==> flow/design.v <==
module segments_lut(input [4:0] score, output [13:0] segments);
    reg[13:0] seg;
    assign segments = seg;
    always @(score) begin
        case(score)
            5'd0  : seg = 14'b00000000111111;
            5'd1  : seg = 14'b00000000000011;
            5'd2  : seg = 14'b00000001101101;
            5'd3  : seg = 14'b00000001100111;
            5'd4  : seg = 14'b00000001010011;
            5'd5  : seg = 14'b00000001110110;
            5'd6  : seg = 14'b00000001111110;
            5'd7  : seg = 14'b00000000100011;
            5'd8  : seg = 14'b00000001111111;
            5'd9  : seg = 14'b00000001110111;
            5'd10 : seg = 14'b00000110111111;
            5'd11 : seg = 14'b00000110000011;
            5'd12 : seg = 14'b00000111101101;
            5'd13 : seg = 14'b00000111100111;
            5'd14 : seg = 14'b00000111010011;
            5'd15 : seg = 14'b00000111110110;
            5'd16 : seg = 14'b00000111111110;
            5'd17 : seg = 14'b00000110100011;
            5'd18 : seg = 14'b00000111111111;
            5'd19 : seg = 14'b00000111110111;
            5'd20 : seg = 14'b11011010111111;
            5'd21 : seg = 14'b11011010000011;
            5'd22 : seg = 14'b11011011101101;
            5'd23 : seg = 14'b11011011100111;
            5'd24 : seg = 14'b11011011010011;
            5'd25 : seg = 14'b11011011110110;
            5'd26 : seg = 14'b11011011111110;
            5'd27 : seg = 14'b11011010100011;
            5'd28 : seg = 14'b11011011111111;
            5'd29 : seg = 14'b11011011110111;
            5'd30 : seg = 14'b11001110111111;
            5'd31 : seg = 14'b11001110000011;
            default: seg = 7'b00000001111000;
        endcase
    end
endmodule
module video_encoder(input        clk, rst,
                                  bat_size,
                                  p1_win,
                                  p2_win,
                                  turn,
                                  start_state,
                     input [1:0]  mode,
                     input [4:0]  p1_score,
                                  p2_score,
                     input [9:0] p1_y,
                                  p2_y,
                                  ball_x,
                                  ball_y,
                                  x,
                                  y,
                     output       px_data);
    localparam LB = 20,     
               RB = 620,    
               TB = 20,     
               BB = 460,    
               thick = 6;  
    reg ML_ff , ML_nxt ,   
        FBL_ff, FBL_nxt,   
        FBR_ff, FBR_nxt,   
        SQ_ff , SQ_nxt ,   
        P1_ff , P1_nxt ,   
        P1F_ff, P1F_nxt,   
        P2_ff , P2_nxt ,   
        P2F_ff, P2F_nxt,   
        P2S_ff, P2S_nxt;   
    reg [5:0] size_ff, size_nxt;  
    wire [13:0] scl, scr;
    reg px_data_ff, px_data_nxt;
    assign px_data = px_data_ff;
    segments_lut segl(p1_score, scl);
    segments_lut segr(p2_score, scr);
    function automatic [2:0] column;
        input [9:0] tlx;
        input [6:0] size, size2, size3, size4, size5;
        begin
            if(x >= tlx && x < tlx + size) begin
                column = 0;
            end else
            if(x >= tlx + size && x < tlx + size2) begin
                column = 1;
            end else
            if(x >= tlx + size2 && x < tlx + size3) begin
                column = 2;
            end else
            if(x >= tlx + size3 && x < tlx + size4) begin
                column = 3;
            end else
            if(x >= tlx + size4 && x < tlx + size5) begin
                column = 4;
            end else column = 5;
        end
    endfunction
    function automatic letter_data;
        input [9:0] tlx, tly, x, y;
        input [4:0] letter;
        input [3:0] size;
        reg [0:29] seg;
        reg [6:0] size2, size3, size4, size5, size6;
        reg[2:0] col;
        letter_data = 1'b0;
        begin
            case(letter)
                5'd0  : seg = 30'b01110_10001_11111_10001_10001_10001;  
                5'd1  : seg = 30'b11110_10001_11110_10001_10001_11110;  
                5'd2  : seg = 30'b01110_10001_10000_10000_10001_01110;  
                5'd3  : seg = 30'b11110_10001_10001_10001_10001_11110;  
                5'd4  : seg = 30'b11111_10000_11100_10000_10000_11111;  
                5'd5  : seg = 30'b11111_10000_11100_10000_10000_10000;  
                5'd6  : seg = 30'b01110_10001_10000_10011_10001_01110;  
                5'd7  : seg = 30'b10001_10001_10001_11111_10001_10001;  
                5'd8  : seg = 30'b01110_00100_00100_00100_00100_01110;  
                5'd9  : seg = 30'b00010_00010_00010_00010_01010_00100;  
                5'd10 : seg = 30'b10001_10010_11100_10010_10001_10001;  
                5'd11 : seg = 30'b10000_10000_10000_10000_10000_11111;  
                5'd12 : seg = 30'b10001_11011_10101_10001_10001_10001;  
                5'd13 : seg = 30'b10001_11001_10101_10011_10001_10001;  
                5'd14 : seg = 30'b01110_10001_10001_10001_10001_01110;  
                5'd15 : seg = 30'b11110_10001_11110_10000_10000_10000;  
                5'd16 : seg = 30'b01100_10010_10010_10010_10010_01101;  
                5'd17 : seg = 30'b11110_10001_11110_10100_10010_10001;  
                5'd18 : seg = 30'b01111_10000_01110_00001_00001_11110;  
                5'd19 : seg = 30'b11111_00100_00100_00100_00100_00100;  
                5'd20 : seg = 30'b10001_10001_10001_10001_10001_01110;  
                5'd21 : seg = 30'b10001_10001_10001_01010_01010_00100;  
                5'd22 : seg = 30'b10001_10001_10001_10101_10101_01010;  
                5'd23 : seg = 30'b10001_01010_00100_01010_10001_10001;  
                5'd24 : seg = 30'b10001_01010_00100_00100_00100_00100;  
                5'd25 : seg = 30'b11111_00010_00100_01000_10000_11111;  
                5'd26 : seg = 30'b10000_10000_10000_10000_00000_10000;  
                5'd27 : seg = 30'b00100_01010_00010_00100_00000_00100;  
                5'd28 : seg = 30'b00000_00000_00000_00000_00000_00100;  
                5'd29 : seg = 30'b00000_00000_01110_00000_00000_00000;  
                5'd30 : seg = 30'b00100_01100_10100_00100_00100_00100;  
                5'd31 : seg = 30'b01110_10001_00010_00100_01000_11111;  
                default: seg = 30'b00000_00000_00000_00000_00000_00000;
            endcase
            size2 = size  + size;
            size3 = size2 + size;
            size4 = size3 + size;
            size5 = size4 + size;
            size6 = size5 + size;
            col = column(tlx, size, size2, size3, size4, size5);
            if(col != 5) begin
                if(y >= tly && y < tly + size ) begin
                    if(seg[col]) letter_data = 1'b1;
                end
                if(y >= tly + size  && y < tly + size2) begin
                    if(seg[5 + col]) letter_data = 1'b1;
                end
                if(y >= tly + size2 && y < tly + size3) begin
                    if(seg[10 + col]) letter_data = 1'b1;
                end
                if(y >= tly + size3 && y < tly + size4) begin
                    if(seg[15 + col]) letter_data = 1'b1;
                end
                if(y >= tly + size4 && y < tly + size5) begin
                    if(seg[20 + col]) letter_data = 1'b1;
                end
                if(y >= tly + size5 && y < tly + size6) begin
                    if(seg[25 + col]) letter_data = 1'b1;
                end
            end
        end
    endfunction
    always @* begin
        ML_nxt  = ML_ff ;
        FBL_nxt = FBL_ff;
        FBR_nxt = FBR_ff;
        SQ_nxt  = SQ_ff ;
        P1_nxt  = P1_ff ;
        P1F_nxt = P1F_ff;
        P2_nxt  = P2_ff ;
        P2F_nxt = P2F_ff;
        P2S_nxt = P2S_ff;
        size_nxt = size_ff;
        px_data_nxt = 1'b0;
        case(mode)
            2'b00 : begin  
                ML_nxt  = 1'b1;
                FBL_nxt = 1'b0;
                FBR_nxt = 1'b0;
                SQ_nxt  = 1'b0;
                P1_nxt  = 1'b1;
                P1F_nxt = 1'b0;
                P2_nxt  = 1'b1;
                P2F_nxt = 1'b0;
                P2S_nxt = 1'b0;
            end
            2'b01 : begin  
                ML_nxt  = 1'b1;
                FBL_nxt = 1'b1;
                FBR_nxt = 1'b1;
                SQ_nxt  = 1'b0;
                P1_nxt  = 1'b1;
                P1F_nxt = 1'b1;
                P2_nxt  = 1'b1;
                P2F_nxt = 1'b1;
                P2S_nxt = 1'b0;
            end
            2'b10 : begin  
                ML_nxt  = 1'b0;
                FBL_nxt = 1'b1;
                FBR_nxt = 1'b0;
                SQ_nxt  = 1'b1;
                P1_nxt  = 1'b0;
                P1F_nxt = 1'b1;
                P2_nxt  = 1'b0;
                P2F_nxt = 1'b0;
                P2S_nxt = 1'b1;
            end
            2'b11 : begin  
                ML_nxt  = 1'b0;
                FBL_nxt = 1'b1;
                FBR_nxt = 1'b0;
                SQ_nxt  = 1'b1;
                P1_nxt  = 1'b0;
                P1F_nxt = 1'b1;
                P2_nxt  = 1'b0;
                P2F_nxt = 1'b0;
                P2S_nxt = 1'b0;
            end
        endcase
        if(x >= LB && x < RB) begin
            if((y >= TB && y < TB + thick) || (y < BB && y >= BB - thick)) begin
                px_data_nxt = 1'b1;
            end
        end
        if(ML_ff) begin
            if(x >= 317 && x <= 323) begin
                if(   (y >= 36 && y < 46) ||
                      (y >= 56 && y < 66) ||
                      (y >= 76 && y < 86) ||
                    (y >=  96 && y < 106) ||
                    (y >= 116 && y < 126) ||
                    (y >= 136 && y < 146) ||
                    (y >= 156 && y < 166) ||
                    (y >= 176 && y < 186) ||
                    (y >= 196 && y < 206) ||
                    (y >= 216 && y < 226) ||
                    (y >= 235 && y < 245) ||
                    (y >= 254 && y < 264) ||
                    (y >= 274 && y < 284) ||
                    (y >= 294 && y < 304) ||
                    (y >= 314 && y < 324) ||
                    (y >= 334 && y < 344) ||
                    (y >= 354 && y < 364) ||
                    (y >= 374 && y < 384) ||
                    (y >= 394 && y < 404) ||
                    (y >= 414 && y < 424) ||
                    (y >= 434 && y < 444)
                ) begin
                    px_data_nxt = 1'b1;
                end
            end
        end
        if(FBL_ff) begin
            if(x >= LB && x < LB + thick) begin
                if((y >= TB && y < 130) || (y >= 350 && y < BB)) begin
                    px_data_nxt = 1'b1;
                end
            end
        end
        if(FBR_ff) begin
            if(x >= RB - thick && x < RB) begin
                if((y >= TB && y < 130) || (y >= 350 && y < BB)) begin
                    px_data_nxt = 1'b1;
                end
            end
        end
        if(SQ_ff) begin
            if(x >= LB && x < LB + thick) begin
                if(y >= 130 && y < 350) begin
                    px_data_nxt = 1'b1;
                end
            end
        end
        if(bat_size) begin
            size_nxt = 6'd15;
        end else begin
            size_nxt = 6'd25;
        end
        if(y >= p1_y - size_ff && y < p1_y + size_ff) begin
            if(P1_ff && x >= 40 && x < 46) begin
                px_data_nxt = 1'b1;
            end
            if(P1F_ff && x >= 484 && x < 490) begin
                px_data_nxt = 1'b1;
            end
        end
        if(y >= p2_y - size_ff && y < p2_y + size_ff) begin
            if(P2_ff && x >= 594 && x < 600) begin
                px_data_nxt = 1'b1;
            end
            if(P2F_ff && x >= 150 && x < 156) begin
                px_data_nxt = 1'b1;
            end
            if(P2S_ff && (x == 500 || x == 501 || x == 504 || x == 505)) begin
                px_data_nxt = 1'b1;
            end
        end
        if(x >= ball_x - 4 && x < ball_x + 4) begin
            if(y >= ball_y - 4 && y < ball_y + 4) begin
                px_data_nxt = 1'b1;
            end
        end
        if(x >= 282 && x < 300) begin
            if(y >= 50 && y <= 56) begin
                if(scl[5]) begin
                    px_data_nxt = 1'b1;
                end
            end
            if(y >= 62 && y <= 68) begin
                if(scl[6]) begin
                    px_data_nxt = 1'b1;
                end
            end
            if(y >= 74 && y <= 80) begin
                if(scl[2]) begin
                    px_data_nxt = 1'b1;
                end
            end
        end
        if(x >= 282 && x < 288) begin
            if(y >= 50 && y < 68) begin
                if(scl[4]) begin
                    px_data_nxt = 1'b1;
                end
            end
            if(y >= 62 && y < 80) begin
                if(scl[3]) begin
                    px_data_nxt = 1'b1;
                end
            end
        end
        if(x >= 294 && x < 300) begin
            if(y >= 50 && y < 68) begin
                if(scl[0]) begin
                    px_data_nxt = 1'b1;
                end
            end
            if(y >= 62 && y < 80) begin
                if(scl[1]) begin
                    px_data_nxt = 1'b1;
                end
            end
        end
        if(x >= 258 && x < 276) begin
            if(y >= 50 && y <= 56) begin
                if(scl[12]) begin
                    px_data_nxt = 1'b1;
                end
            end
            if(y >= 62 && y <= 68) begin
                if(scl[13]) begin
                    px_data_nxt = 1'b1;
                end
            end
            if(y >= 74 && y <= 80) begin
                if(scl[9]) begin
                    px_data_nxt = 1'b1;
                end
            end
        end
        if(x >= 258 && x < 264) begin
            if(y >= 50 && y < 68) begin
                if(scl[11]) begin
                    px_data_nxt = 1'b1;
                end
            end
            if(y >= 62 && y < 80) begin
                if(scl[10]) begin
                    px_data_nxt = 1'b1;
                end
            end
        end
        if(x >= 270 && x < 276) begin
            if(y >= 50 && y < 68) begin
                if(scl[7]) begin
                    px_data_nxt = 1'b1;
                end
            end
            if(y >= 62 && y < 80) begin
                if(scl[8]) begin
                    px_data_nxt = 1'b1;
                end
            end
        end
        if(x >= 340 && x < 358) begin
            if(y >= 50 && y <= 56) begin
                if(scr[12]) begin
                    px_data_nxt = 1'b1;
                end
            end
            if(y >= 62 && y <= 68) begin
                if(scr[13]) begin
                    px_data_nxt = 1'b1;
                end
            end
            if(y >= 74 && y <= 80) begin
                if(scr[9]) begin
                    px_data_nxt = 1'b1;
                end
            end
        end
        if(x >= 340 && x < 346) begin
            if(y >= 50 && y < 68) begin
                if(scr[11]) begin
                    px_data_nxt = 1'b1;
                end
            end
            if(y >= 62 && y < 80) begin
                if(scr[10]) begin
                    px_data_nxt = 1'b1;
                end
            end
        end
        if(x >= 352 && x < 358) begin
            if(y >= 50 && y < 68) begin
                if(scr[7]) begin
                    px_data_nxt = 1'b1;
                end
            end
            if(y >= 62 && y < 80) begin
                if(scr[8]) begin
                    px_data_nxt = 1'b1;
                end
            end
        end
        if(x >= 364 && x < 382) begin
            if(y >= 50 && y <= 56) begin
                if(scr[5]) begin
                    px_data_nxt = 1'b1;
                end
            end
            if(y >= 62 && y <= 68) begin
                if(scr[6]) begin
                    px_data_nxt = 1'b1;
                end
            end
            if(y >= 74 && y <= 80) begin
                if(scr[2]) begin
                    px_data_nxt = 1'b1;
                end
            end
        end
        if(x >= 364 && x < 370) begin
            if(y >= 50 && y < 68) begin
                if(scr[4]) begin
                    px_data_nxt = 1'b1;
                end
            end
            if(y >= 62 && y < 80) begin
                if(scr[3]) begin
                    px_data_nxt = 1'b1;
                end
            end
        end
        if(x >= 376 && x < 382) begin
            if(y >= 50 && y < 68) begin
                if(scr[0]) begin
                    px_data_nxt = 1'b1;
                end
            end
            if(y >= 62 && y < 80) begin
                if(scr[1]) begin
                    px_data_nxt = 1'b1;
                end
            end
        end
        if(mode == 2'b10) begin
            if(x >= 550  && x < 570 && y >= 50 && y < 70) px_data_nxt = letter_data(10'd550 , 10'd50, x, y, 5'd15, 4'd3);
            if(x >= 570  && x < 590 && y >= 50 && y < 70) begin
                if(!turn) begin
                    px_data_nxt = letter_data(10'd570 , 10'd50, x, y, 5'd30, 4'd3);
                end else begin
                    px_data_nxt = letter_data(10'd570 , 10'd50, x, y, 5'd31, 4'd3);
                end
            end                 
        end
        if(p1_win || p2_win) begin
            if(x >= 120 && x < 160 && y >= 190 && y < 240) px_data_nxt = letter_data(10'd120, 10'd190, x, y, 5'd24, 4'd6);
            if(x >= 160 && x < 200 && y >= 190 && y < 240) px_data_nxt = letter_data(10'd160, 10'd190, x, y, 5'd14, 4'd6);
            if(x >= 200 && x < 240 && y >= 190 && y < 240) px_data_nxt = letter_data(10'd200, 10'd190, x, y, 5'd20, 4'd6);
            if(p1_win) begin
                if(x >= 114 && x < 154 && y >= 240 && y < 290) px_data_nxt = letter_data(10'd114, 10'd240, x, y, 5'd22, 4'd6);
                if(x >= 154 && x < 194 && y >= 240 && y < 290) px_data_nxt = letter_data(10'd154, 10'd240, x, y, 5'd8,  4'd6);
                if(x >= 194 && x < 234 && y >= 240 && y < 290) px_data_nxt = letter_data(10'd194, 10'd240, x, y, 5'd13, 4'd6);
                if(x >= 234 && x < 274 && y >= 240 && y < 290) px_data_nxt = letter_data(10'd234, 10'd240, x, y, 5'd26, 4'd6);
            end else begin
                if(x >=  92 && x < 132 && y >= 240 && y < 290) px_data_nxt = letter_data(10'd92 , 10'd240, x, y, 5'd11, 4'd6);
                if(x >= 132 && x < 172 && y >= 240 && y < 290) px_data_nxt = letter_data(10'd132, 10'd240, x, y, 5'd14, 4'd6);
                if(x >= 172 && x < 212 && y >= 240 && y < 290) px_data_nxt = letter_data(10'd172, 10'd240, x, y, 5'd18, 4'd6);
                if(x >= 212 && x < 252 && y >= 240 && y < 290) px_data_nxt = letter_data(10'd212, 10'd240, x, y, 5'd4,  4'd6);
                if(x >= 252 && x < 292 && y >= 240 && y < 290) px_data_nxt = letter_data(10'd252, 10'd240, x, y, 5'd26, 4'd6);
            end
            if(mode != 2'b11) begin
                if(x >= 410 && x < 450 && y >= 190 && y < 240) px_data_nxt = letter_data(10'd410, 10'd190, x, y, 5'd24, 4'd6);
                if(x >= 450 && x < 490 && y >= 190 && y < 240) px_data_nxt = letter_data(10'd450, 10'd190, x, y, 5'd14, 4'd6);
                if(x >= 490 && x < 530 && y >= 190 && y < 240) px_data_nxt = letter_data(10'd490, 10'd190, x, y, 5'd20, 4'd6);
                if(p2_win) begin
                    if(x >= 404 && x < 444 && y >= 240 && y < 290) px_data_nxt = letter_data(10'd404, 10'd240, x, y, 5'd22, 4'd6);
                    if(x >= 444 && x < 484 && y >= 240 && y < 290) px_data_nxt = letter_data(10'd444, 10'd240, x, y, 5'd8,  4'd6);
                    if(x >= 484 && x < 524 && y >= 240 && y < 290) px_data_nxt = letter_data(10'd484, 10'd240, x, y, 5'd13, 4'd6);
                    if(x >= 524 && x < 564 && y >= 240 && y < 290) px_data_nxt = letter_data(10'd524, 10'd240, x, y, 5'd26, 4'd6);
                end else begin
                    if(x >= 382 && x < 422 && y >= 240 && y < 290) px_data_nxt = letter_data(10'd382, 10'd240, x, y, 5'd11, 4'd6);
                    if(x >= 422 && x < 462 && y >= 240 && y < 290) px_data_nxt = letter_data(10'd422, 10'd240, x, y, 5'd14, 4'd6);
                    if(x >= 462 && x < 502 && y >= 240 && y < 290) px_data_nxt = letter_data(10'd462, 10'd240, x, y, 5'd18, 4'd6);
                    if(x >= 502 && x < 542 && y >= 240 && y < 290) px_data_nxt = letter_data(10'd502, 10'd240, x, y, 5'd4,  4'd6);
                    if(x >= 542 && x < 582 && y >= 240 && y < 290) px_data_nxt = letter_data(10'd542, 10'd240, x, y, 5'd26, 4'd6);
                end
            end
        end
        if(start_state) begin
            if(x >= 70  && x < 85  && y >= 380 && y < 400) px_data_nxt = letter_data(10'd70 , 10'd380, x, y, 5'd15, 4'd2);
            if(x >= 85  && x < 100 && y >= 380 && y < 400) px_data_nxt = letter_data(10'd85 , 10'd380, x, y, 5'd17, 4'd2);
            if(x >= 100 && x < 115 && y >= 380 && y < 400) px_data_nxt = letter_data(10'd100, 10'd380, x, y, 5'd4 , 4'd2);
            if(x >= 115 && x < 130 && y >= 380 && y < 400) px_data_nxt = letter_data(10'd115, 10'd380, x, y, 5'd18, 4'd2);
            if(x >= 130 && x < 145 && y >= 380 && y < 400) px_data_nxt = letter_data(10'd130, 10'd380, x, y, 5'd18, 4'd2);
            if(x >= 160 && x < 175 && y >= 380 && y < 400) px_data_nxt = letter_data(10'd160, 10'd380, x, y, 5'd18, 4'd2);
            if(x >= 175 && x < 190 && y >= 380 && y < 400) px_data_nxt = letter_data(10'd175, 10'd380, x, y, 5'd19, 4'd2);
            if(x >= 190 && x < 205 && y >= 380 && y < 400) px_data_nxt = letter_data(10'd190, 10'd380, x, y, 5'd0 , 4'd2);
            if(x >= 205 && x < 220 && y >= 380 && y < 400) px_data_nxt = letter_data(10'd205, 10'd380, x, y, 5'd17, 4'd2);
            if(x >= 220 && x < 235 && y >= 380 && y < 400) px_data_nxt = letter_data(10'd220, 10'd380, x, y, 5'd19, 4'd2);
        end         
    end     
    always @(posedge clk or posedge rst) begin
        if(rst) begin
            ML_ff      <= 1'b0;
            FBL_ff     <= 1'b0;
            FBR_ff     <= 1'b0;
            SQ_ff      <= 1'b0;
            P1_ff      <= 1'b0;
            P1F_ff     <= 1'b0;
            P2_ff      <= 1'b0;
            P2F_ff     <= 1'b0;
            P2S_ff     <= 1'b0;
            size_ff    <= 6'd0;
            px_data_ff <= 1'b0;
        end else begin
            ML_ff      <= ML_nxt;
            FBL_ff     <= FBL_nxt;
            FBR_ff     <= FBR_nxt;
            SQ_ff      <= SQ_nxt;
            P1_ff      <= P1_nxt;
            P1F_ff     <= P1F_nxt;
            P2_ff      <= P2_nxt;
            P2F_ff     <= P2F_nxt;
            P2S_ff     <= P2S_nxt;
            size_ff    <= size_nxt;
            px_data_ff <= px_data_nxt;
        end
    end
endmodule
module color_module(
    input         clk, rst,
                  px_data,
                  enable,
    input   [1:0] mode,
    input  [9:0] x, y,
    output [29:0] color_data);
    reg [29:0] color_data_ff, color_data_nxt;
    assign color_data = color_data_ff;
    always @* begin
        color_data_nxt = color_data_ff;
        if(mode == 1'b00) begin  
            if(!px_data) begin
                color_data_nxt = 30'b1101000000_0101000000_0011000000;
            end else color_data_nxt = 30'b1111111111_1111111111_1111111111;
        end else if(mode == 1'b01) begin  
            if(!px_data) begin
                if(x > 0   && x <  80 ||
                   x > 160 && x < 240 ||
                   x > 320 && x < 400 ||
                   x > 480 && x < 560) begin
                    color_data_nxt = 30'b0010000000_1000000000_0010000000;
                   end else color_data_nxt = 30'b0000000000_0110000000_0000000000;
            end else color_data_nxt = 30'b1111111111_1111111111_1111111111;
        end else begin  
            if(!px_data) begin
                if(x % 10 == 0) begin  
                    color_data_nxt = 30'b1010000000_0110000000_0010000000;
                end else color_data_nxt = 30'b1100000000_1000000000_0100000000;  
                if((x/10)%2) begin  
                    if(y == 120 || y == 240 || y == 360) begin
                        color_data_nxt = 30'b1010000000_0110000000_0010000000;
                    end
                end else begin
                    if(y == 60 || y == 180 || y == 300 || y == 420) begin
                        color_data_nxt = 30'b1010000000_0110000000_0010000000;
                    end
                end
            end else color_data_nxt = 30'b1111111111_1111111111_1111111111;
        end
    end
    always @(posedge clk or posedge rst) begin
        if(rst) begin
            color_data_ff <= 30'b0000000000_0000000000_0000000000;
        end else if(enable) begin
            color_data_ff <= color_data_nxt;
        end else if(px_data) begin
            color_data_ff <= 30'b1111111111_1111111111_1111111111;
        end else begin
            color_data_ff <= 1'b0000000000_0000000000_0000000000;
        end
    end
endmodule
`timescale 1ns/1ns
module vga_controller(input clk, px_en, rst, input[29:0] px_data, output[9:0] px_h, px_v, 
                        output[9:0] RED, GRN, BLU, output HSYNC, VSYNC);
    reg hs_ff, hs_nxt, vs_ff, vs_nxt;
    reg[9:0] hcount_ff, hcount_nxt;
    reg[9:0] vcount_ff, vcount_nxt;
    wire[11:0] h_total = 12'd800, v_total = 12'd525;
    wire[9:0] h_data = 10'd640, v_data = 10'd480;
    wire[7:0] h_fp = 8'd16, h_bp = 8'd48, h_pw = 8'd96, v_fp = 8'd10, v_bp = 8'd33, v_pw = 8'd2;
    wire polarity = 1'b1;
    assign RED = (hcount_ff < h_data && vcount_ff < v_data) ? px_data[29:20] : 10'd0;
    assign GRN = (hcount_ff < h_data && vcount_ff < v_data) ? px_data[19:10] : 10'd0;
    assign BLU = (hcount_ff < h_data && vcount_ff < v_data) ? px_data[9:0]   : 10'd0;
    assign HSYNC = hs_ff;
    assign VSYNC = vs_ff;
    assign px_h = hcount_ff < h_data ? hcount_ff : 1'b0;
    assign px_v = vcount_ff < v_data ? vcount_ff : 1'b0;
    always @* begin
        hs_nxt = hs_ff;
        vs_nxt = vs_ff;
        hcount_nxt = hcount_ff + 10'd1;
        vcount_nxt = vcount_ff;
        if(hcount_ff == h_total - 1) begin
            hcount_nxt = 10'd0;
            vcount_nxt = vcount_ff + 10'd1;
        end
        if(hcount_ff == h_data + h_fp - 1) begin
            hs_nxt = !polarity;
        end
        if(hcount_ff == h_data + h_fp + h_pw - 1) begin
            hs_nxt = polarity;
        end
        if(vcount_ff == v_total - 1) begin
            vcount_nxt = 10'd0;
        end
        if(vcount_ff == v_data + v_fp - 1) begin
            vs_nxt = !polarity;
        end
        if(vcount_ff == v_data + v_fp + v_pw - 1) begin
            vs_nxt = polarity;
        end
    end
    always @(posedge clk or posedge rst) begin
        if(rst) begin
            hs_ff <= 1'b1;
            vs_ff <= 1'b1;
            hcount_ff <= 10'd0;
            vcount_ff <= 10'd0;
        end else if(px_en) begin
            hs_ff <= hs_nxt;
            vs_ff <= vs_nxt;
            hcount_ff <= hcount_nxt;
            vcount_ff <= vcount_nxt;
        end
    end
endmodule
module clk_divider(input clk, rst, output px_clk);
    reg px_clk_ff, px_clk_nxt;
    assign px_clk = px_clk_ff;
    always @* begin
        px_clk_nxt = ~px_clk_ff;
    end
    always @(posedge clk or posedge rst) begin
        if(rst) begin
            px_clk_ff <= 1'b0;
        end else begin
            px_clk_ff <= px_clk_nxt;
        end
    end
endmodule
module adc_reader(input clk, rst, input[8:0] adc, output sel, output[9:0] p1_y, p2_y);
    reg[9:0] p1_ff, p1_nxt, p2_ff, p2_nxt;
    reg sel_ff, sel_nxt;
    reg[4:0] counter_ff, counter_nxt;  
    assign p1_y = p1_ff;
    assign p2_y = p2_ff;
    assign sel = sel_ff;
    always @* begin
        sel_nxt = sel_ff;
        p1_nxt = p1_ff;
        p2_nxt = p2_ff;
        counter_nxt = counter_ff + 5'd1;
        if(!counter_ff) begin
            sel_nxt = sel_ff + 1'b1;  
            if(sel_ff) begin
                p2_nxt[8:0] = adc;
                p2_nxt[9] = 1'b0;
            end else begin
                p1_nxt[8:0] = adc;
                p1_nxt[9] = 1'b0;
            end
        end
    end
    always @(posedge clk or posedge rst) begin
        if(rst) begin
            p1_ff <= 9'd240;
            p2_ff <= 9'd240;
            sel_ff <= 1'b0;
            counter_ff <= 5'd1;
        end else begin
            p1_ff <= p1_nxt;
            p2_ff <= p2_nxt;
            sel_ff <= sel_nxt;
            counter_ff <= counter_nxt;
        end
    end
endmodule
module paddle_controller(input clk, rst, p, m, bat_size, output[9:0] p2_y);
    reg [3:0] counter_ff, counter_nxt;  
    reg [9:0] p2_ff, p2_nxt;
    assign p2_y = p2_ff;
    always @* begin
        p2_nxt = p2_ff;
        counter_nxt = counter_ff + 4'd1;
        if(!counter_ff) begin
            if(!p) begin
                p2_nxt = p2_ff + 10'd1;
            end
            if(!m) begin
                p2_nxt = p2_ff - 10'd1;
            end
        end
        if(bat_size) begin
            if(p2_ff < 10'd40)  p2_nxt = 10'd40;
            if(p2_ff > 10'd440) p2_nxt = 10'd440;
        end else begin
            if(p2_ff < 10'd50)  p2_nxt = 10'd50;
            if(p2_ff > 10'd430) p2_nxt = 10'd430;
        end
    end
    always @(posedge clk or posedge rst) begin
        if(rst) begin
            p2_ff <= 10'd240;
            counter_ff <= 4'd1;
        end else begin
            p2_ff <= p2_nxt;
            counter_ff <= counter_nxt;
        end
    end
endmodule
module heading_detect(input clk, rst, input [9:0] x, y, output xh, yh);
    reg xh_ff, xh_nxt, yh_ff, yh_nxt;
    reg [9:0] x_ff, x_nxt, y_ff, y_nxt;
    assign xh = xh_ff;
    assign yh = yh_ff;
    always @* begin
        x_nxt = x;
        y_nxt = y;
        if(x < x_ff)
            xh_nxt = 1'b0;
        else if(x > x_ff)
            xh_nxt = 1'b1;
        else  xh_nxt = xh_ff;
        if(y < y_ff)
            yh_nxt = 1'b0;
        else if(y > y_ff)
            yh_nxt = 1'b1;
        else  yh_nxt = yh_ff;
    end
    always @(posedge clk or posedge rst) begin
        if(rst) begin
            xh_ff <= 1'b1;
            yh_ff <= 1'b1;
            x_ff <= 10'd60;
            y_ff <= 10'd60;
        end else begin
            xh_ff <= xh_nxt;
            yh_ff <= yh_nxt;
            x_ff <= x_nxt;
            y_ff <= y_nxt;
        end
    end
endmodule
module auto_player(
    input clk, rst, en,
          turn, hit, wall,   
          start_state, 
          hard_mode,         
          xh, yh,            
    input [1:0] mode,        
    input [9:0] bx, by, py,  
    output p, m              
);
reg p_ff, p_nxt,  
    m_ff, m_nxt;  
reg [4:0] err_count_ff, err_count_nxt;
reg [5:0] error_ff, error_nxt;
reg wall_ff, wall_nxt;
assign p = p_ff;
assign m = m_ff;
always @* begin
    p_nxt = p_ff;
    m_nxt = m_ff;
    err_count_nxt = err_count_ff;
    error_nxt = error_ff;
    wall_nxt = wall_ff;
    if(!hard_mode) begin
        if(hit || (mode == 2'b10 && wall)) err_count_nxt = err_count_ff + 5'd1;
    end else err_count_nxt = 1'b0;
    if(start_state) begin
        wall_nxt = 1'b0;
    end
    if(wall) begin
        wall_nxt = 1'b1;
    end
    case(err_count_ff)
        5'd0  : error_nxt = 6'd0;
        5'd1  : error_nxt = 6'd5;
        5'd2  : error_nxt = 6'd26;
        5'd3  : error_nxt = 6'd29;
        5'd4  : error_nxt = 6'd0;
        5'd5  : error_nxt = 6'd30;
        5'd6  : error_nxt = 6'd26;
        5'd7  : error_nxt = 6'd28;
        5'd8  : error_nxt = 6'd5;
        5'd9  : error_nxt = 6'd7;
        5'd10 : error_nxt = 6'd40;
        5'd11 : error_nxt = 6'd26;
        5'd12 : error_nxt = 6'd24;
        5'd13 : error_nxt = 6'd19;
        5'd14 : error_nxt = 6'd29;
        5'd15 : error_nxt = 6'd26;
        5'd16 : error_nxt = 6'd31;
        5'd17 : error_nxt = 6'd5;
        5'd18 : error_nxt = 6'd28;
        5'd19 : error_nxt = 6'd31;
        5'd20 : error_nxt = 6'd27;
        5'd21 : error_nxt = 6'd0;
        5'd22 : error_nxt = 6'd17;
        5'd23 : error_nxt = 6'd31;
        5'd24 : error_nxt = 6'd26;
        5'd25 : error_nxt = 6'd27;
        5'd26 : error_nxt = 6'd26;
        5'd27 : error_nxt = 6'd28;
        5'd28 : error_nxt = 6'd31;
        5'd29 : error_nxt = 6'd34;
        5'd30 : error_nxt = 6'd8;
        5'd31 : error_nxt = 6'd26;
        default: error_nxt = 6'd0;
    endcase
    if((mode == 2'b00 && xh) || (mode == 2'b01 && wall_ff) || (mode == 2'b10 && turn)) begin  
            if(py < by - error_ff) begin
                p_nxt = 1'b0;
                m_nxt = 1'b1;
            end else if(py > by + error_ff) begin
                p_nxt = 1'b1;
                m_nxt = 1'b0;
            end else begin
                p_nxt = 1'b1;
                m_nxt = 1'b1;
            end
    end else begin  
        p_nxt = 1'b1;
        m_nxt = 1'b1; 
    end
end
always @(posedge clk or posedge rst) begin
    if(rst) begin
        p_ff <= 1'b0;
        m_ff <= 1'b0;
        err_count_ff <= 5'd0;
        error_ff <= 6'd0;
        wall_ff <= 1'b0;
    end else if(en) begin
        p_ff <= p_nxt;
        m_ff <= m_nxt;
        err_count_ff <= err_count_nxt;
        error_ff <= error_nxt;
        wall_ff <= wall_nxt;
    end else begin
        p_ff <= 1'b1;
        m_ff <= 1'b1;
    end
end
endmodule
module sound_output(input clk, rst, hit, wall, goal, output sound);
    reg hit_ff , wall_ff , goal_ff,
        hit_nxt, wall_nxt, goal_nxt,
        sound_ff, sound_nxt;
    reg [12:0] counter_ff, counter_nxt;  
    reg [5:0] pulse_ff, pulse_nxt;  
    assign sound = sound_ff;
    always @* begin
        counter_nxt = counter_ff + 13'd1;
        hit_nxt = hit_ff;
        wall_nxt = wall_ff;
        goal_nxt = goal_ff;
        sound_nxt = sound_ff;
        pulse_nxt = 6'd1;
        if(hit) hit_nxt = 1'b1;
        if(wall) wall_nxt = 1'b1;
        if(goal) goal_nxt = 1'b1;
        if(hit || wall || goal) counter_nxt = 13'b1;
        if(!counter_ff) begin
            hit_nxt = 1'b0;
            wall_nxt = 1'b0;
            goal_nxt = 1'b0;
        end
        if(hit_ff || wall_ff || goal_ff) begin
            pulse_nxt = pulse_ff + 6'd1;
            if(hit_ff) begin
                if(pulse_ff == 6'd25)
                    pulse_nxt = 6'd0;
            end
            if(wall_ff) begin
                if(pulse_ff == 6'd50)
                    pulse_nxt = 6'd0;
            end
            if(goal_ff) begin
                if(pulse_ff == 6'd13)
                    pulse_nxt = 6'd0;
            end
            if(!pulse_ff) begin
                sound_nxt = ~sound_ff;
            end
        end else sound_nxt = 1'b0;
    end
    always @(posedge clk or posedge rst) begin
        if(rst) begin
            counter_ff <= 13'd0;
            hit_ff <= 1'b0;
            wall_ff <= 1'b0;
            goal_ff <= 1'b0;
            sound_ff <= 1'b0;
            pulse_ff <= 6'd1;
        end else begin
            counter_ff <= counter_nxt;
            hit_ff <= hit_nxt;
            wall_ff <= wall_nxt;
            goal_ff <= goal_nxt;
            sound_ff <= sound_nxt;
            pulse_ff <= pulse_nxt;
        end
    end
endmodule
module game_controller( input clk, rst,     
                        input  [9:0] p1_in,        
                                      p2_in,       
                        input  [1:0]  mode,        
                                      max_score,   
                        input         ball_speed,  
                                      serve_type,  
                                      angle,       
                                      bat_size,    
                                      restart,     
                                      start,       
                        output        p1_win,      
                                      p2_win,      
                                      turn,        
                                      start_state, 
                                      hit,         
                                      wall,        
                                      goal,        
                        output [1:0]  mode_out,    
                        output [4:0]  p1_score,    
                                      p2_score,    
                        output [9:0]  ball_x,      
                                      ball_y);     
    localparam[1:0] START = 2'b00,
                    GAME  = 2'b01,
                    SERVE = 2'b10,
                    ENDG  = 2'b11;
    reg [1:0] state_ff, state_nxt;
    reg [1:0] mode_ff, mode_nxt;
    reg start_state_ff;
    reg hit_ff, hit_nxt, wall_ff, wall_nxt, goal_ff, goal_nxt;
    reg [9:0] x_ff, x_nxt, y_ff, y_nxt;  
    reg xh_ff, xh_nxt, yh_ff, yh_nxt;     
    reg [3:0] counter_ff, counter_nxt;   
    reg mini_counter_ff, mini_counter_nxt;
    reg ball_en_ff, ball_en_nxt;
    reg [4:0] rand_pos_ff, rand_pos_nxt;
    reg [1:0] move_counter_ff, move_counter_nxt;
    reg [4:0] p1_score_ff, p1_score_nxt, p2_score_ff, p2_score_nxt;  
    reg turn_ff, turn_nxt;  
    reg [4:0] win_score;
    reg win1_ff, win1_nxt, win2_ff, win2_nxt;
    reg [4:0] bat;
    assign mode_out = mode_ff;
    assign start_state = start_state_ff;
    assign hit = hit_ff;
    assign wall = wall_ff;
    assign goal = goal_ff;
    assign p1_win = win1_ff;
    assign p2_win = win2_ff;
    assign turn = turn_ff;
    assign p1_score = p1_score_ff;
    assign p2_score = p2_score_ff;
    assign ball_x = x_ff;
    assign ball_y = y_ff;
    function [1:0] angles;
        input [4:0] pos;
        case(pos)
            5'd0  : angles = 2'd0;
            5'd1  : angles = 2'd1;
            5'd2  : angles = 2'd2;
            5'd3  : angles = 2'd1;
            5'd4  : angles = 2'd2;
            5'd5  : angles = 2'd0;
            5'd6  : angles = 2'd0;
            5'd7  : angles = 2'd2;
            5'd8  : angles = 2'd1;
            5'd9  : angles = 2'd0;
            5'd10 : angles = 2'd1;
            5'd11 : angles = 2'd0;
            5'd12 : angles = 2'd1;
            5'd13 : angles = 2'd2;
            5'd14 : angles = 2'd2;
            5'd15 : angles = 2'd0;
            5'd16 : angles = 2'd2;
            5'd17 : angles = 2'd1;
            5'd18 : angles = 2'd2;
            5'd19 : angles = 2'd0;
            5'd20 : angles = 2'd0;
            5'd21 : angles = 2'd2;
            5'd22 : angles = 2'd1;
            5'd23 : angles = 2'd0;
            5'd24 : angles = 2'd1;
            5'd25 : angles = 2'd0;
            5'd26 : angles = 2'd2;
            5'd27 : angles = 2'd1;
            5'd28 : angles = 2'd1;
            5'd29 : angles = 2'd0;
            5'd30 : angles = 2'd0;
            5'd31 : angles = 2'd2;
            default : angles = 2'd0;
        endcase
    endfunction
    always @* begin
        state_nxt = state_ff;
        mode_nxt = mode_ff;
        hit_nxt = 1'b0;
        wall_nxt = 1'b0;
        goal_nxt = 1'b0;
        p1_score_nxt = p1_score_ff;
        p2_score_nxt = p2_score_ff;
        turn_nxt = turn_ff;
        win1_nxt = win1_ff;
        win2_nxt = win2_ff;
        counter_nxt = counter_ff + 4'd1;
        mini_counter_nxt = mini_counter_ff;
        move_counter_nxt = move_counter_ff;
        rand_pos_nxt = rand_pos_ff;
        x_nxt = x_ff;
        y_nxt = y_ff;
        xh_nxt = xh_ff;
        yh_nxt = yh_ff;
        ball_en_nxt = ball_en_ff;
        case(state_ff)
            START : begin
                mode_nxt = mode;
                p1_score_nxt = 5'b0;
                p2_score_nxt = 5'b0;
                win1_nxt = 1'b0;
                win2_nxt = 1'b0;
                x_nxt = 10'd60;
                y_nxt = 10'd60;
                xh_nxt = 1'b1;
                yh_nxt = 1'b1;
                ball_en_nxt = 1'b0;
                turn_nxt = 1'b0;
                if(start) state_nxt = GAME;
            end
            GAME  : begin
                ball_en_nxt = 1'b1;
            end
            SERVE : begin
                ball_en_nxt = 1'b0;
                if(p1_score_ff >= win_score || p2_score_ff >= win_score) begin
                    state_nxt = ENDG;
                    if(p1_score_ff > p2_score_ff)
                        win1_nxt = 1'b1;
                    else win2_nxt = 1'b1;
                end else if(serve_type) state_nxt = GAME;
            end
            ENDG  : begin
                ball_en_nxt = 1'b1;
                if(restart) state_nxt = START;
            end
        endcase
        if(!counter_ff) begin
            mini_counter_nxt = mini_counter_ff + 1'b1;
        end
        if((!mini_counter_ff || ball_speed) && !counter_ff && ball_en_ff) begin
            move_counter_nxt = move_counter_ff + 1'b1;
            if(xh_ff) begin  
                x_nxt = x_ff + 10'd1;
            end else begin
                x_nxt = x_ff - 10'd1;
            end
            if(!angle || move_counter_ff == angles(rand_pos_ff)) begin
                move_counter_nxt = 2'b00;
                if(yh_ff) begin
                    y_nxt = y_ff + 10'd1;
                end else begin
                    y_nxt = y_ff - 10'd1;
                end
            end
        end
        case(mode_ff)
            2'b00 : begin  
                if(x_ff <= 10'd15) begin
                    xh_nxt = 1'b1;
                    x_nxt = 10'd160;
                    p2_score_nxt = p2_score_ff + 5'd1;
                    if(state_ff == GAME) state_nxt = SERVE;
                    goal_nxt = 1'b1;
                end
                if(x_ff >= 10'd625) begin
                    xh_nxt = 1'b0;
                    x_nxt = 10'd480;
                    p1_score_nxt = p1_score_ff + 5'd1;
                    if(state_ff == GAME) state_nxt = SERVE;
                    goal_nxt = 1'b1;
                end
            end
            2'b01 : begin  
                if(x_ff <= 10'd30) begin
                    if(!(y_ff >= 10'd134 && y_ff <= 10'd344)) begin
                        xh_nxt = 1'b1;
                        x_nxt = 10'd31;
                        wall_nxt = 1'b1;
                    end else if(x_ff <= 10'd15) begin
                        xh_nxt = 1'b1;
                        x_nxt = 10'd160;
                        p2_score_nxt = p2_score_ff + 5'd1;
                        if(state_ff == GAME) state_nxt = SERVE;
                        goal_nxt = 1'b1;
                    end
                end
                if(x_ff >= 10'd610) begin
                    if(!(y_ff >= 10'd134 && y_ff <= 10'd344)) begin
                        xh_nxt = 1'b0;
                        x_nxt = 10'd609;
                        wall_nxt = 1'b1;
                    end else if(x_ff >= 10'd625) begin
                        xh_nxt = 1'b0;
                        x_nxt = 10'd480;
                        p1_score_nxt = p1_score_ff + 5'd1;
                        if(state_ff == GAME) state_nxt = SERVE;
                        goal_nxt = 1'b1;
                    end
                end
            end
            2'b10 : begin  
                if(x_ff <= 10'd30) begin
                    xh_nxt = 1'b1;
                    x_nxt = 10'd31;
                    rand_pos_nxt = rand_pos_ff + 2'd1;
                    wall_nxt = 1'b1;
                end
                if(x_ff >= 625) begin
                    x_nxt = 10'd100;
                    goal_nxt = 1'b1;
                    if(turn_ff) begin
                        p1_score_nxt = p1_score_ff + 5'd1;
                        if(state_ff == GAME) state_nxt = SERVE;
                    end else begin
                        p2_score_nxt = p2_score_ff + 5'd1;
                        if(state_ff == GAME) state_nxt = SERVE;
                    end
                end
            end
            2'b11 : begin  
                if(x_ff <= 10'd30) begin
                    xh_nxt = 1'b1;
                    x_nxt = 10'd31;
                    rand_pos_nxt = rand_pos_ff + 2'd1;
                    wall_nxt = 1'b1;
                end
                if(x_ff >= 10'd625) begin
                    x_nxt = 10'd100;
                    p2_score_nxt = p2_score_ff + 5'd1;
                    if(state_ff == GAME) state_nxt = SERVE;
                    goal_nxt = 1'b1;
                end
            end
        endcase
        if(mode_ff== 2'b00 || mode_ff== 2'b01) begin  
            if(x_ff >= 10'd40 && x_ff < 10'd49 && y_ff >= p1_in - 4 - bat && y_ff <= p1_in + 4 + bat) begin
                xh_nxt = 1'b1;
                x_nxt = 10'd50;
                rand_pos_nxt = rand_pos_ff + 2'd1;
                hit_nxt = 1'b1;
            end
            if(x_ff >= 10'd591 && x_ff < 10'd600 && y_ff >= p2_in - 4 - bat && y_ff <= p2_in + 4 + bat) begin
                xh_nxt = 1'b0;
                x_nxt = 10'd590;
                rand_pos_nxt = rand_pos_ff + 2'd1;
                hit_nxt = 1'b1;
            end
        end
        if(mode_ff== 2'b01) begin  
            if(x_ff >= 10'd484 && x_ff < 10'd494 && y_ff >= p1_in - 4 - bat && y_ff <= p1_in + 4 + bat) begin
                xh_nxt = 1'b1;
                x_nxt = 10'd495;
                rand_pos_nxt = rand_pos_ff + 2'd1;
                hit_nxt = 1'b1;
                if(y_ff < 10'd240) begin
                    yh_nxt = 1'b1;
                end else begin
                    yh_nxt = 1'b0;
                end
            end
            if(x_ff >= 10'd146 && x_ff < 10'd156 && y_ff >= p2_in - 4 - bat && y_ff <= p2_in + 4 + bat) begin
                xh_nxt = 1'b0;
                x_nxt = 10'd145;
                rand_pos_nxt = rand_pos_ff + 2'd1;
                hit_nxt = 1'b1;
                if(y_ff < 10'd240) begin
                    yh_nxt = 1'b1;
                end else begin
                    yh_nxt = 1'b0;
                end
            end
        end
        if(mode_ff== 2'b10) begin  
            if(x_ff >= 10'd496 && x_ff < 10'd506 && y_ff >= p2_in - 4 - bat && y_ff <= p2_in + 4 + bat && turn_ff) begin
                xh_nxt = 1'b0;
                x_nxt = 10'd479;
                rand_pos_nxt = rand_pos_ff + 2'd1;
                turn_nxt = turn_ff + 1'b1;
                hit_nxt = 1'b1;
            end
        end
        if(mode_ff== 2'b10 || mode_ff== 2'b11) begin  
            if(x_ff >= 10'd480 && x_ff < 10'd490 && y_ff >= p1_in - 4 - bat && y_ff <= p1_in + 4 + bat && !turn_ff) begin
                xh_nxt = 1'b0;
                x_nxt = 10'd479;
                rand_pos_nxt = rand_pos_ff + 2'd1;
                if(mode == 2'b10) turn_nxt = turn_ff + 1'b1;
                if(mode_ff== 2'b11) begin
                    p1_score_nxt = p1_score_ff + 5'd1;
                    if(p1_score_ff >= max_score) state_nxt = SERVE;
                end
                hit_nxt = 1'b1;
            end
        end
        if(y_ff <= 10'd30) begin
            yh_nxt = 1'b1;
            y_nxt = 10'd31;
            wall_nxt = 1'b1;
        end
        if(y_ff >= 10'd450) begin
            yh_nxt = 1'b0;
            y_nxt = 10'd445;
            wall_nxt = 1'b1;
        end
    end
    always @(posedge clk or posedge rst) begin
        if(rst) begin 
            state_ff <= START;
            mode_ff <= 2'b00;
            start_state_ff <= 1'b0;
            hit_ff <= 1'b0;
            wall_ff <= 1'b0;
            goal_ff <= 1'b0;
            p1_score_ff <= 5'd0;
            p2_score_ff <= 5'd0;
            turn_ff <= 1'b0;
            win_score <= 5'd10;
            win1_ff <= 1'b0;
            win2_ff <= 1'b0;
            counter_ff <= 4'd1;
            mini_counter_ff <= 1'b1;
            move_counter_ff <= 1'b1;
            rand_pos_ff <= 5'd0;
            x_ff <= 10'd60;
            y_ff <= 10'd60;
            xh_ff <= 1'b1;
            yh_ff <= 1'b1;
            ball_en_ff <= 1'b0;
            bat <= 5'd25;
        end else begin
            state_ff <= state_nxt;
            mode_ff <= mode_nxt;
            if(state_ff != ENDG) begin
                p1_score_ff <= p1_score_nxt;
                p2_score_ff <= p2_score_nxt;
            end
            if(state_ff == START)
                start_state_ff <= 1'b1;
            else start_state_ff <= 1'b0;
            if(state_ff != ENDG) begin
                hit_ff <= hit_nxt;
                wall_ff <= wall_nxt;
                goal_ff <= goal_nxt;
            end else begin
                hit_ff <= 1'b0;
                wall_ff <= 1'b0;
                goal_ff <= 1'b0;
            end
            win1_ff <= win1_nxt;
            win2_ff <= win2_nxt;
            turn_ff <= turn_nxt;
            counter_ff <= counter_nxt;
            mini_counter_ff <= mini_counter_nxt;
            move_counter_ff <= move_counter_nxt;
            rand_pos_ff <= rand_pos_nxt;
            x_ff <= x_nxt;
            y_ff <= y_nxt;
            xh_ff <= xh_nxt;
            yh_ff <= yh_nxt;
            ball_en_ff <= ball_en_nxt;
            if(bat_size) begin
                bat <= 5'd15;
            end else begin
                bat <= 5'd25;
            end
            case(max_score)
            2'b00 : win_score <= 5'd10;
            2'b01 : win_score <= 5'd15;
            2'b10 : win_score <= 5'd20;
            2'b11 : win_score <= 5'd30;
        endcase
        end
    end
endmodule
module top(input clk, rst, ball_speed, serve_type, angle, bat_size, restart, start, en_color, auto, hard_mode, input[3:0] mode, max_score, input[8:0] adc, output sel, size, output sound, output [9:0] RED, GRN, BLU, output HSYNC, VSYNC, px_clk, blank);
    wire [9:0] x, y, p1_y, p2_y, bx, by;
    reg [9:0] p2_y_ff;
    wire px_data_out;
    wire [29:0] px_data_in;
    wire [4:0] score1, score2;
    wire p1_win, p2_win, turn, start_state, hit, wall, goal;
    wire p2p, p2m, xh, yh;
    wire [1:0] game_mode;
    reg[1:0] mode_in, score_in;
    wire [9:0] ap2_y, pp2_y;
    assign blank = 1'b1;
    assign size = bat_size;
    assign p2_y = p2_y_ff;
    always @(posedge clk) begin
        if(auto) p2_y_ff <= ap2_y;
        else p2_y_ff <= pp2_y;
    end
    always @(posedge clk or posedge rst) begin
        if(rst) begin
            mode_in <= 2'b00;
            score_in <= 2'b00;
        end else begin
        if(mode[0]) mode_in <= 2'b00;
        if(mode[1]) mode_in <= 2'b01;
        if(mode[2]) mode_in <= 2'b10;
        if(mode[3]) mode_in <= 2'b11;
        if(max_score[0]) score_in <= 2'b00;
        if(max_score[1]) score_in <= 2'b01;
        if(max_score[2]) score_in <= 2'b10;
        if(max_score[3]) score_in <= 2'b11;
        end
    end
    paddle_controller pctrl(clk, rst, p2p, p2m, bat_size, ap2_y);
    heading_detect heading_detect(clk, rst, bx, by, xh, yh);
    auto_player auto_player(clk, rst, auto, turn, hit, wall, start_state, hard_mode, xh, yh, game_mode, bx, by, ap2_y, p2p, p2m);
    adc_reader adc_reader(clk, rst, adc, sel, p1_y, pp2_y);
    clk_divider clk_divider(clk, rst, px_clk);
    sound_output sound_output(clk, rst, hit, wall, goal, sound);
    game_controller game_controller(clk, rst, p1_y, p2_y, mode_in, score_in, ball_speed, serve_type, angle, bat_size, restart, start, p1_win, p2_win, turn, start_state, hit, wall, goal, game_mode, score1, score2, bx, by);
    video_encoder video_encoder(clk, rst, bat_size, p1_win, p2_win, turn, start_state, game_mode, score1, score2, p1_y, p2_y, bx, by, x, y, px_data_out);
    color_module color_module(clk, rst, px_data_out, en_color, game_mode, x, y, px_data_in);
    vga_controller vga_controller(clk, ~px_clk, rst, px_data_in, x, y, RED, GRN, BLU, HSYNC, VSYNC);
endmodule
# == From RTL to reports: top ==
# Each step is given for the RTL above and for the edited RTL.
# Lines under "orig" count in the file above, lines under "edited" in the edited file.
# "delta": "edited" minus "orig" as printed here. "change_rel_pct": 100 x difference / "orig".
# Cell names lack the library's common part.
# The mark n/a stands for no value.
# design
design,top
clock_port,clk
library,sky130hd
corner,tt_025C_1v80

# == Diff ==
# The edit as a unified diff against the file above.
# This change comes from a script, not from a designer. The edited design behaves differently; no optimisation was intended.
# begin of diff
@@ -311,5 +311,5 @@
         end
         if(x >= 282 && x < 300) begin
-            if(y >= 50 && y <= 56) begin
+            if((y == 50) && y <= 56) begin
                 if(scl[5]) begin
                     px_data_nxt = 1'b1;
# end of diff

# == Word level ==
# Yosys after proc, flatten, opt, wreduce and memory -nomap, before mapping. Memory bits, and registers merged into a memory's read port (data or address), are not among the register bits. Print and check cells are not counted.
# Memory sizes are those after Yosys's memory passes, which may raise the word count (mostly to a power of two), join words into wider ones and drop unused or constant bits.
# word_totals
item,orig,edited,delta,change_rel_pct
register_bits,224,224,0,0.00
latch_bits,0,0,0,n/a
ram_bits,0,0,0,n/a
rom_bits,1088,1088,0,0.00
clocked_rd_ports_x_width,6,6,0,0.00
memories,4,4,0,0.00
in_bits,28,28,0,0.00
# classes
item,orig,edited,delta,change_rel_pct
add_sub_neg,446,446,0,0.00
multipliers,0,0,0,n/a
div,2,2,0,0.00
n_cmp,516,516,0,0.00
equal,75,76,1,1.33
n_shift,222,222,0,0.00
muxes,1408,1408,0,0.00
n_logic,4,4,0,0.00
reduce_logical,444,445,1,0.23
# mem_list
item,orig,edited
mem_shapes,32x13 r1 w0; 32x13 r1 w0; 32x6 r1 w0; 32x2 r1 w0,32x13 r1 w0; 32x13 r1 w0; 32x6 r1 w0; 32x2 r1 w0
# op_table
cell,orig,edited,delta,change_rel_pct
1-bit logical AND,358,359,1,0.28
10-bit by 6-bit == test with 1-bit output (second input constant),1,2,1,100.00
# Unchanged operator kinds not shown: 104.

# == Logic depth ==
# Longest topological path by Yosys (ltp), each cell counted once; first at word level (registers and memories cut), then after technology mapping (sequential cells cut; the memories' decode and read muxes count).
# depth
item,orig,edited,delta,change_rel_pct
word_depth,153,153,0,0.00
ABC_AREA,1,1,n/a,n/a
ltp_mapped,69,68,-1,-1.45

# == Mapped cells and area ==
# Source: synth_stat.txt of the flow (Yosys; design flattened, memories mapped). It holds for the ABC_AREA given above (unset counts as 0); a run with the other value may have another netlist.
# by_type
type,orig,edited,delta,change_rel_pct
a21oi_1,420,391,-29,-6.90
nand2_1,1454,1430,-24,-1.65
o21ai_0,560,537,-23,-4.11
nor2_1,688,667,-21,-3.05
xor2_1,216,233,17,7.87
nand4_1,90,107,17,18.89
xnor2_1,107,92,-15,-14.02
or2_2,22,35,13,59.09
inv_2,61,49,-12,-19.67
o21ai_1,48,36,-12,-25.00
o22ai_1,33,45,12,36.36
a211oi_1,35,46,11,31.43
nor3_1,167,157,-10,-5.99
clkbuf_1,86,76,-10,-11.63
nor4_1,30,40,10,33.33
o21a_1,30,20,-10,-33.33
o31ai_1,34,43,9,26.47
a31oi_1,63,55,-8,-12.70
# Unchanged cell types not shown: 14.
# Not every row of either side is listed.
# synth_totals
item,orig,edited,delta,change_rel_pct
cell_count,7446,7366,-80,-1.07
yosys_area_um2,47256.6,47012.6,-244.0,-0.52
seq_area_um2,5127.4,5127.4,0.0,0.00
ffs,205,205,0,0.00
n_buf,125,125,0,0.00

# == Timing after synthesis ==
# Path of least setup slack by OpenSTA after synthesis, without wires, with an ideal clock, recovery checks aside; 20% of the period is set as input and as output delay. Where synthesis merged equal registers, the netlist keeps one of their names.
# synth_path
item,orig,edited,delta,change_rel_pct
path_kind,register to register,register to register,n/a,n/a
start,register vga_controller.hcount_ff[7],register vga_controller.hcount_ff[7],n/a,n/a
end,register video_encoder.px_data_ff,register video_encoder.px_data_ff,n/a,n/a
tclk_ns,10.0,10.0,0.0,0.00
setup_ns,0.123,0.116,-0.007,n/a
t_first_pin_ns,0.000,0.000,0.000,n/a
t_arrival_ns,5.770,5.672,-0.098,-1.70
required_time_ns,9.877,9.884,0.007,0.07
setup_slack_ns,4.107,4.212,0.105,n/a
delay_ns,5.893,5.788,-0.105,-1.78
driving_pins,67,67,0,0.00
n_path_buf,2,3,1,50.00
period_less_setup_slack_ns,5.893,5.788,-0.105,-1.78
# "delay_ns" is the arrival time less input delay plus setup time.
# "driving_pins" counts driving pins, that of a launching flip-flop among them; a cell with two outputs on the path counts twice.
# "period_less_setup_slack_ns" is the clock period less the worst setup slack; recovery checks do not enter. This is arithmetic on one report: input and output delays are still those of the set period (20% each).
# Between the ends stands the longest chain of elaborated cells between them, by number of cells; it is not shown to be the way that was timed. Of several equally long chains one is given.
# A line is the first line of the expression or statement that the cell stems from. Yosys adds cells for indexed reads and writes and turns some case tables into memories.
# synth_via_orig
path_cell_list,dfrtp_1 buf_4 o21ai_4 nand2_2 buf_2 nor2_1 o21ai_0 nand2_1 inv_1 nand2_1 nand3_1 inv_1 ha_1 ha_1 ha_1 o21ai_0 nand2_1 a32oi_1 (+31 left out) nand2_1 nand2_1 nand2_1 nand2_1 nand2_1 nand2_1 nand2_1 nand2_1 nand2_1 nand2_1 nand2_1 nand2_1 nand2_1 nand2_1 nand2_1 nand2_1 nand2_1 a21oi_1
elab_chain_len,134
cone_cells,2463
cone_classes,add/sub (407); compare (351); eq/ne (41); shift (222); mux (1171); reduce/logical (271)
# synth_lines_orig
item,line,text
start: declaration,618,"reg[9:0] hcount_ff, hcount_nxt;"
start: assignment,660,hcount_ff <= 10'd0;
start: assignment,665,hcount_ff <= hcount_nxt;
10-bit < comparator,629,assign px_h = hcount_ff < h_data ? hcount_ff : 1'b0;
10-bit two-way mux,629,
10-bit by 5-bit >= comparator with 1-bit output,229,if(x >= LB && x < RB) begin
1-bit logical AND,229,
1-bit two-way mux,229,
1-bit two-way mux,236,if(   (y >= 36 && y < 46) ||
1-bit two-way mux,235,if(x >= 317 && x <= 323) begin
(+120 left out),n/a,
1-bit two-way mux,525,"if(x >= 130 && x < 145 && y >= 380 && y < 400) px_data_nxt = letter_data(10'd130, 10'd380, x, y, 5'd18, 4'd2);"
1-bit two-way mux,526,"if(x >= 160 && x < 175 && y >= 380 && y < 400) px_data_nxt = letter_data(10'd160, 10'd380, x, y, 5'd18, 4'd2);"
1-bit two-way mux,527,"if(x >= 175 && x < 190 && y >= 380 && y < 400) px_data_nxt = letter_data(10'd175, 10'd380, x, y, 5'd19, 4'd2);"
1-bit two-way mux,528,"if(x >= 190 && x < 205 && y >= 380 && y < 400) px_data_nxt = letter_data(10'd190, 10'd380, x, y, 5'd0 , 4'd2);"
1-bit two-way mux,529,"if(x >= 205 && x < 220 && y >= 380 && y < 400) px_data_nxt = letter_data(10'd205, 10'd380, x, y, 5'd17, 4'd2);"
1-bit two-way mux,530,"if(x >= 220 && x < 235 && y >= 380 && y < 400) px_data_nxt = letter_data(10'd220, 10'd380, x, y, 5'd19, 4'd2);"
1-bit two-way mux,520,if(start_state) begin
end: assignment,545,px_data_ff <= 1'b0;
end: assignment,557,px_data_ff <= px_data_nxt;
end: declaration,74,"reg px_data_ff, px_data_nxt;"
# synth_via_edited
path_cell_list,dfrtp_1 buf_6 o21ai_2 buf_6 buf_6 nand3_2 nor2_1 nand3_1 nand3_1 nand3_2 inv_1 ha_1 ha_1 ha_1 inv_1 o21ai_0 o21ai_0 a32oi_1 (+31 left out) nand2_1 nand2_1 nand2_1 nand2_1 nand2_1 nand2_1 nand2_1 nand2_1 nand2_1 nand2_1 nand2_1 nand2_1 nand2_1 nand2_1 nand2_1 nand2_1 nand2_1 nand2_1
elab_chain_len,134
cone_cells,2463
cone_classes,add/sub (407); compare (351); eq/ne (41); shift (222); mux (1171); reduce/logical (271)
# synth_lines_edited
item,line,text
start: declaration,618,"reg[9:0] hcount_ff, hcount_nxt;"
start: assignment,660,hcount_ff <= 10'd0;
start: assignment,665,hcount_ff <= hcount_nxt;
10-bit < comparator,629,assign px_h = hcount_ff < h_data ? hcount_ff : 1'b0;
10-bit two-way mux,629,
10-bit by 5-bit >= comparator with 1-bit output,229,if(x >= LB && x < RB) begin
1-bit logical AND,229,
1-bit two-way mux,229,
1-bit two-way mux,236,if(   (y >= 36 && y < 46) ||
1-bit two-way mux,235,if(x >= 317 && x <= 323) begin
(+120 left out),n/a,
1-bit two-way mux,525,"if(x >= 130 && x < 145 && y >= 380 && y < 400) px_data_nxt = letter_data(10'd130, 10'd380, x, y, 5'd18, 4'd2);"
1-bit two-way mux,526,"if(x >= 160 && x < 175 && y >= 380 && y < 400) px_data_nxt = letter_data(10'd160, 10'd380, x, y, 5'd18, 4'd2);"
1-bit two-way mux,527,"if(x >= 175 && x < 190 && y >= 380 && y < 400) px_data_nxt = letter_data(10'd175, 10'd380, x, y, 5'd19, 4'd2);"
1-bit two-way mux,528,"if(x >= 190 && x < 205 && y >= 380 && y < 400) px_data_nxt = letter_data(10'd190, 10'd380, x, y, 5'd0 , 4'd2);"
1-bit two-way mux,529,"if(x >= 205 && x < 220 && y >= 380 && y < 400) px_data_nxt = letter_data(10'd205, 10'd380, x, y, 5'd17, 4'd2);"
1-bit two-way mux,530,"if(x >= 220 && x < 235 && y >= 380 && y < 400) px_data_nxt = letter_data(10'd220, 10'd380, x, y, 5'd19, 4'd2);"
1-bit two-way mux,520,if(start_state) begin
end: assignment,545,px_data_ff <= 1'b0;
end: assignment,557,px_data_ff <= px_data_nxt;
end: declaration,74,"reg px_data_ff, px_data_nxt;"

# == Timing after layout ==
# Path of least setup slack in the final report of the runs of set A (OpenROAD, finished layout, wires in). Where an end is a register, its clock arrival counts in the times.
# layout_path
item,orig,edited,delta,change_rel_pct
path_kind,register to register,register to register,n/a,n/a
start,register vga_controller.hcount_ff[7],register vga_controller.hcount_ff[7],n/a,n/a
end,register video_encoder.px_data_ff,register video_encoder.px_data_ff,n/a,n/a
tclk_ns,10.0,10.0,0.0,0.00
setup_ns,0.13,0.11,-0.02,n/a
t_first_pin_ns,0.56,0.61,0.05,8.93
t_arrival_ns,8.76,8.72,-0.04,-0.46
required_time_ns,10.43,10.47,0.04,0.38
setup_slack_ns,1.68,1.74,0.06,n/a
driving_pins,53,54,1,1.89
n_path_buf,0,0,0,n/a
# Between the ends stands the longest chain of elaborated cells between them, by number of cells; it is not shown to be the way that was timed. Of several equally long chains one is given.
# layout_via_orig
path_cell_list,dfrtp_1 o21ai_4 nand2_4 clkinv_2 nand2_4 nand2_2 inv_2 o21ai_1 inv_1 o21ai_1 inv_1 nand2_1 inv_1 ha_1 ha_1 inv_1 o21ai_0 o21ai_0 (+17 left out) nand2_1 nand3_1 nand2_1 nand2_1 nand2_1 nand2_1 nand2_1 nand2_1 nand2_1 nand2_1 nand2_1 nand2_1 nand2_1 nand2_1 nand2_1 nand2_1 nand2_1 a21oi_1
elab_chain_len,134
cone_cells,2463
cone_classes,add/sub (407); compare (351); eq/ne (41); shift (222); mux (1171); reduce/logical (271)
# layout_lines_orig
item,line,text
start: declaration,618,"reg[9:0] hcount_ff, hcount_nxt;"
start: assignment,660,hcount_ff <= 10'd0;
start: assignment,665,hcount_ff <= hcount_nxt;
10-bit < comparator,629,assign px_h = hcount_ff < h_data ? hcount_ff : 1'b0;
10-bit two-way mux,629,
10-bit by 5-bit >= comparator with 1-bit output,229,if(x >= LB && x < RB) begin
1-bit logical AND,229,
1-bit two-way mux,229,
1-bit two-way mux,236,if(   (y >= 36 && y < 46) ||
1-bit two-way mux,235,if(x >= 317 && x <= 323) begin
(+120 left out),n/a,
1-bit two-way mux,525,"if(x >= 130 && x < 145 && y >= 380 && y < 400) px_data_nxt = letter_data(10'd130, 10'd380, x, y, 5'd18, 4'd2);"
1-bit two-way mux,526,"if(x >= 160 && x < 175 && y >= 380 && y < 400) px_data_nxt = letter_data(10'd160, 10'd380, x, y, 5'd18, 4'd2);"
1-bit two-way mux,527,"if(x >= 175 && x < 190 && y >= 380 && y < 400) px_data_nxt = letter_data(10'd175, 10'd380, x, y, 5'd19, 4'd2);"
1-bit two-way mux,528,"if(x >= 190 && x < 205 && y >= 380 && y < 400) px_data_nxt = letter_data(10'd190, 10'd380, x, y, 5'd0 , 4'd2);"
1-bit two-way mux,529,"if(x >= 205 && x < 220 && y >= 380 && y < 400) px_data_nxt = letter_data(10'd205, 10'd380, x, y, 5'd17, 4'd2);"
1-bit two-way mux,530,"if(x >= 220 && x < 235 && y >= 380 && y < 400) px_data_nxt = letter_data(10'd220, 10'd380, x, y, 5'd19, 4'd2);"
1-bit two-way mux,520,if(start_state) begin
end: assignment,545,px_data_ff <= 1'b0;
end: assignment,557,px_data_ff <= px_data_nxt;
end: declaration,74,"reg px_data_ff, px_data_nxt;"
# layout_via_edited
path_cell_list,dfrtp_1 o21ai_2 nand2_4 nand2_2 inv_2 nand2_2 inv_2 o21ai_2 o21ai_1 nand2_1 nand2_1 nor2_1 inv_1 ha_1 inv_1 ha_1 xnor2_1 o21ai_0 (+18 left out) nand2_1 nand2_1 nand2_1 nand2_1 nand2_1 nand2_1 nand2_1 nand2_1 nand2_1 nand2_1 nand2_1 nand2_1 nand2_1 nand2_1 nand2_1 nand2_1 nand2_1 nand2_1
elab_chain_len,134
cone_cells,2463
cone_classes,add/sub (407); compare (351); eq/ne (41); shift (222); mux (1171); reduce/logical (271)
# layout_lines_edited
item,line,text
start: declaration,618,"reg[9:0] hcount_ff, hcount_nxt;"
start: assignment,660,hcount_ff <= 10'd0;
start: assignment,665,hcount_ff <= hcount_nxt;
10-bit < comparator,629,assign px_h = hcount_ff < h_data ? hcount_ff : 1'b0;
10-bit two-way mux,629,
10-bit by 5-bit >= comparator with 1-bit output,229,if(x >= LB && x < RB) begin
1-bit logical AND,229,
1-bit two-way mux,229,
1-bit two-way mux,236,if(   (y >= 36 && y < 46) ||
1-bit two-way mux,235,if(x >= 317 && x <= 323) begin
(+120 left out),n/a,
1-bit two-way mux,525,"if(x >= 130 && x < 145 && y >= 380 && y < 400) px_data_nxt = letter_data(10'd130, 10'd380, x, y, 5'd18, 4'd2);"
1-bit two-way mux,526,"if(x >= 160 && x < 175 && y >= 380 && y < 400) px_data_nxt = letter_data(10'd160, 10'd380, x, y, 5'd18, 4'd2);"
1-bit two-way mux,527,"if(x >= 175 && x < 190 && y >= 380 && y < 400) px_data_nxt = letter_data(10'd175, 10'd380, x, y, 5'd19, 4'd2);"
1-bit two-way mux,528,"if(x >= 190 && x < 205 && y >= 380 && y < 400) px_data_nxt = letter_data(10'd190, 10'd380, x, y, 5'd0 , 4'd2);"
1-bit two-way mux,529,"if(x >= 205 && x < 220 && y >= 380 && y < 400) px_data_nxt = letter_data(10'd205, 10'd380, x, y, 5'd17, 4'd2);"
1-bit two-way mux,530,"if(x >= 220 && x < 235 && y >= 380 && y < 400) px_data_nxt = letter_data(10'd220, 10'd380, x, y, 5'd19, 4'd2);"
1-bit two-way mux,520,if(start_state) begin
end: assignment,545,px_data_ff <= 1'b0;
end: assignment,557,px_data_ff <= px_data_nxt;
end: declaration,74,"reg px_data_ff, px_data_nxt;"

# == Flow runs ==
# Runs of the flow (Yosys, OpenROAD) on both versions; the two runs of a pair have the same settings. The constraints put input and output delay at 20% of the set period each and load the outputs with 0.01 pF.
# flow_settings_set_A
ABC_AREA,1
CORE_UTILIZATION,40
PLACE_DENSITY,0.6
period_ns,10.0
CAP_MARGIN,20
CORE_MARGIN,2
SLEW_MARGIN,20
# measured_set_A
item,orig,edited,delta,change_rel_pct
synthArea_um2,47256.6,47012.6,-244.0,-0.52
dieArea_um2,120906.0,120291.0,-615.0,-0.51
finalCellArea_um2,50492.2,50385.8,-106.4,-0.21
utilization_pct,42.9,43.3,0.4,n/a
final_setup_ws_ns,1.676,1.744,0.068,n/a
timing.hold.ws_ns,0.448,0.414,-0.034,n/a
fin_power_w,0.0032,0.002909,-0.000291,-9.09
# flow_settings_set_B
ABC_AREA,1
CELL_PAD_IN_SITES_GLOBAL_PLACEMENT,2
CORE_UTILIZATION,34
CTS_CLUSTER_DIAMETER,86
CTS_CLUSTER_SIZE,62
GPL_TIMING_DRIVEN,0
HOLD_SLACK_MARGIN,0.16
MAX_ROUTING_LAYER,met5
MIN_ROUTING_LAYER,met2
PLACE_DENSITY,0.88
period_ns,8.71
CAP_MARGIN,20
CORE_MARGIN,2
SLEW_MARGIN,20
# measured_set_B
item,orig,edited,delta,change_rel_pct
synthArea_um2,47256.6,47012.6,-244.0,-0.52
dieArea_um2,141990.0,141263.0,-727.0,-0.51
finalCellArea_um2,51966.1,51267.9,-698.2,-1.34
utilization_pct,37.7,37.3,-0.4,n/a
final_setup_ws_ns,0.135,0.163,0.028,n/a
timing.hold.ws_ns,0.423,0.429,0.006,n/a
fin_power_w,0.003645,0.003264,-0.000381,-10.45
# "fin_power_w" rests on the timing tool's default activity at the inputs, not on a simulated workload.
